==> flow/design.v <==
module CS(clk, reset, X, Y);
	input clk, reset; 
	input [7:0] X;
	output [9:0] Y;
	reg [9:0] X1,X2, X3, X4, X5, X6, X7, X8, X9;
	wire[9:0] avg_w;
	reg [9:0] avg;
	reg [9:0] appr;
	wire[9:0] Y_keep_w;
	reg [9:0] Y;
	reg [12:0] avg_dividend;
	reg [12:0] Y_dividend;
	reg [12:0] total_num;
	reg [9:0] least;
	wire [12:0] avg_dis = 13'd9;
	wire [12:0] Y_dis = 13'd8;
	always @(negedge clk) begin
		if(reset) begin
			X1 <= 0; X2 <= 0; X3 <= 0; X4 <= 0; X5 <= 0; X6 <= 0; X7 <= 0; X8 <= 0; X9 <= 0;
			avg_dividend <= 0;
			total_num <= 0;
		end  
		else begin 
			if (total_num < 9)
				total_num <= total_num + 1;
			X1 <= X2;
			X2 <= X3;
			X3 <= X4;
			X4 <= X5;
			X5 <= X6;
			X6 <= X7;
			X7 <= X8;
			X8 <= X9;
			X9 <= X;
			avg_dividend <= X2+X3+X4+X5+X6+X7+X8+X9+X; 	
		end  
	end  
	calc c1(avg_dividend, avg_dis, avg_w);
	always @(*) begin
		avg = avg_w;
		appr = X1;
		least = 1000;
		if( (avg >= X1) && (avg - X1) < least) begin
			appr = X1;
			least = avg - X1;
		end
		if(avg >= X2 && (avg - X2) < least) begin
			appr = X2;
			least = avg - X2;
		end
		if(avg >= X3 && (avg - X3) < least) begin
			appr = X3;
			least = avg - X3;
		end
		if(avg >= X4 && (avg - X4) < least) begin
			appr = X4;
			least = avg - X4;
		end
		if(avg >= X5 && (avg - X5) < least) begin
			appr = X5;
			least = avg - X5;
		end
		if(avg >= X6 && (avg - X6) < least) begin
			appr = X6;
			least = avg - X6;
		end
		if(avg >= X7 && (avg - X7) < least) begin
			appr = X7;
			least = avg - X7;
		end
		if(avg >= X8 && (avg - X8) < least) begin
			appr = X8;
			least = avg - X8;
		end
		if(avg >= X9 && (avg - X9) < least) begin
			appr = X9;
			least = avg - X9;
		end
		Y_dividend = avg_dividend + avg_dis*appr;
	end  
	calc c2(Y_dividend, Y_dis, Y_keep_w);	
	always @(posedge clk) begin
		if (total_num >= 9)
			Y <= Y_keep_w;
	end 
endmodule
module  calc
    #(parameter width=13)   
	(dividend, divisor, merchant);
	input [width-1:0]       dividend;   
	input [width-1:0]       divisor;   
	output [width-1:0]      merchant;   
	reg [width-1:0]     	temp_dividend;  
	reg [width-1:0]      	temp_divisor;  
	reg [2*width-1:0]    	temp_did;
	reg [2*width-1:0]   	temp_dis;
	reg [width-1:0]      	merchant;   
	reg [width-1:0]      	remainder;   
	integer 		i;
    always @(*) begin
		temp_dividend = dividend;
		temp_divisor = divisor;	
	end
    always @(*) begin
		temp_did = {{width{1'b0}}, temp_dividend};
		temp_dis = {temp_divisor, {width{1'b0}}};
		for(i = 0; i < width; i = i +1) begin
			temp_did = temp_did << 1;
			if(temp_did >= temp_dis) 
				temp_did = temp_did - temp_dis + 1'b1;
			else 
				temp_did = temp_did;
		end  
		merchant = temp_did[width-1:0];
		remainder = temp_did[width*2-1: width];
	end  
endmodule
# Tool chain data of CS
# What the tools print for CS, step after step.
# Line numbers count from 1 in the design file above.
# Operators: Yosys type, input widths -> output width; for muxes data width and select width s.
# Library cell names are shortened.
# The mark -- stands for no value.
# setup
top_module,CS
clk_port,clk
lib,sky130hd
lib_corner,tt_025C_1v80

# Word level
# Yosys after proc, flatten, opt, wreduce and memory -nomap, before mapping. Memory bits, and registers merged into a memory's read port (data or address), are not among the register bits. Print and check cells are not counted. Equal cells are merged and count once.
# word_totals
reg_bits,126
word_cells,183
# op_classes
addsub,71
mul,1
cmp,46
muxes,42
reduce_logical,9
# op_table
op,count
$ge 26x17->1 const B,24
$add 25x1->25 const B,24
$mux 25,24
$sub 25x17->25 const B,22
$mux 10,18
$sub 10x10->10,9
$ge 10x10->1,9
$lt 10x10->1,8
$add 13x10->13,4
$mul 4x10->13 const A,1
$sub 14x17->18 const B,2
$ge 14x17->1 const B,2
$add 10x1->10 const B,2
$sub 10x1->10 const B,2
$add 12x10->13,1
$add 13x1->13 const B,1
$add 13x13->13,1
$ge 13x4->1 const B,1
$lt 13x4->1 const B,1
$add 13x8->13,1
$add 11x10->12,1
$add 10x10->11,1
$lt 10x10->1 const B,1
$logic_and 1x1->1,9

# Depth
# Yosys ltp: most cells in a row. Word level: on the elaborated netlist, between registers, memories and ports. Mapped: between sequential cells and ports; inverters and the memories' decode and read muxes count.
# logic_depth
ltp_word,108
abc_area,0
ltp_mapped,187
depth_no_buf,171

# Synthesis result
# The flow's flattened synthesis, as Yosys stat reports it; memories are mapped. The netlist is that of the ABC_AREA named above (0 if unset); the other value can give another one.
# mapped
cell_count,1987
yosys_area_um2,15881.5
sequential_area_um2,2242.2
ffs,107
buffers,48
# by_type
cell_type,count,area_total_um2
ha_1,192,2.4E+03
dfxtp_1,97,1.94E+03
fa_1,69,1.38E+03
nor2_1,197,739.459
inv_1,178,668.141
a21oi_1,126,630.605
a21o_1,75,563.04
xnor2_1,61,534.262
mux2i_1,53,530.509
o21ai_0,103,515.494
nand2_1,114,427.91
nor2b_1,66,412.896
xor2_1,41,359.094
edfxtp_1,10,300.288
nand2b_1,36,225.216
o211ai_1,29,217.709
nand4_1,30,187.68
nor3_1,37,185.178
# Other cell types: 94; their cells: 473.
# By module: a second synthesis without flattening, with its own total; a netlist apart from the flattened one above.
# hier_totals
hier_cells,7698
hier_area_um2,57450.1
# Each row is one instance without its submodules.
# modules
module,instances,cells,mod_area_um2,seq_area_um2
calc,2,3122,22668.0,0.0
CS,1,1454,12114.1,2242.2

# Settings and measured results of 2 stored flow runs for module CS (sky130hd), not sorted in any way. The constraints put input and output delay at 20% of the set period each and load the outputs with 0.01 pF.
# A setting shown as n/a is not set for that run.
# Results: n/a = not shown.
setting or result,record 1,record 2
CELL_PAD_IN_SITES_DETAIL_PLACEMENT,2,2
CELL_PAD_IN_SITES_GLOBAL_PLACEMENT,2,1
CORE_MARGIN,2,4
CORE_UTILIZATION,71,30
CTS_CLUSTER_DIAMETER,127,203
CTS_CLUSTER_SIZE,43,61
GPL_ROUTABILITY_DRIVEN,0,0
GPL_TIMING_DRIVEN,0,0
MAX_ROUTING_LAYER,met4,met5
PLACE_DENSITY_LB_ADDON,0.21,0.21
SETUP_SLACK_MARGIN,5.0,5.0
TNS_END_PERCENT,60,65
period_ns,63.8,63.8
CAP_MARGIN,20,5
SLEW_MARGIN,20,20
MIN_ROUTING_LAYER,n/a,met1
holdWs_ns,n/a,0.469
utilization_pct,n/a,43.0
post_synth_area_um2,n/a,15881.5
fin_tns_ns,n/a,-4.680
final_die_area_um2,n/a,56684.5
fin_ws_ns,n/a,-2.074
finish.stdcell_area_um2,n/a,22525.4
# Record 1: not finished: placement ended with error FLW-0024
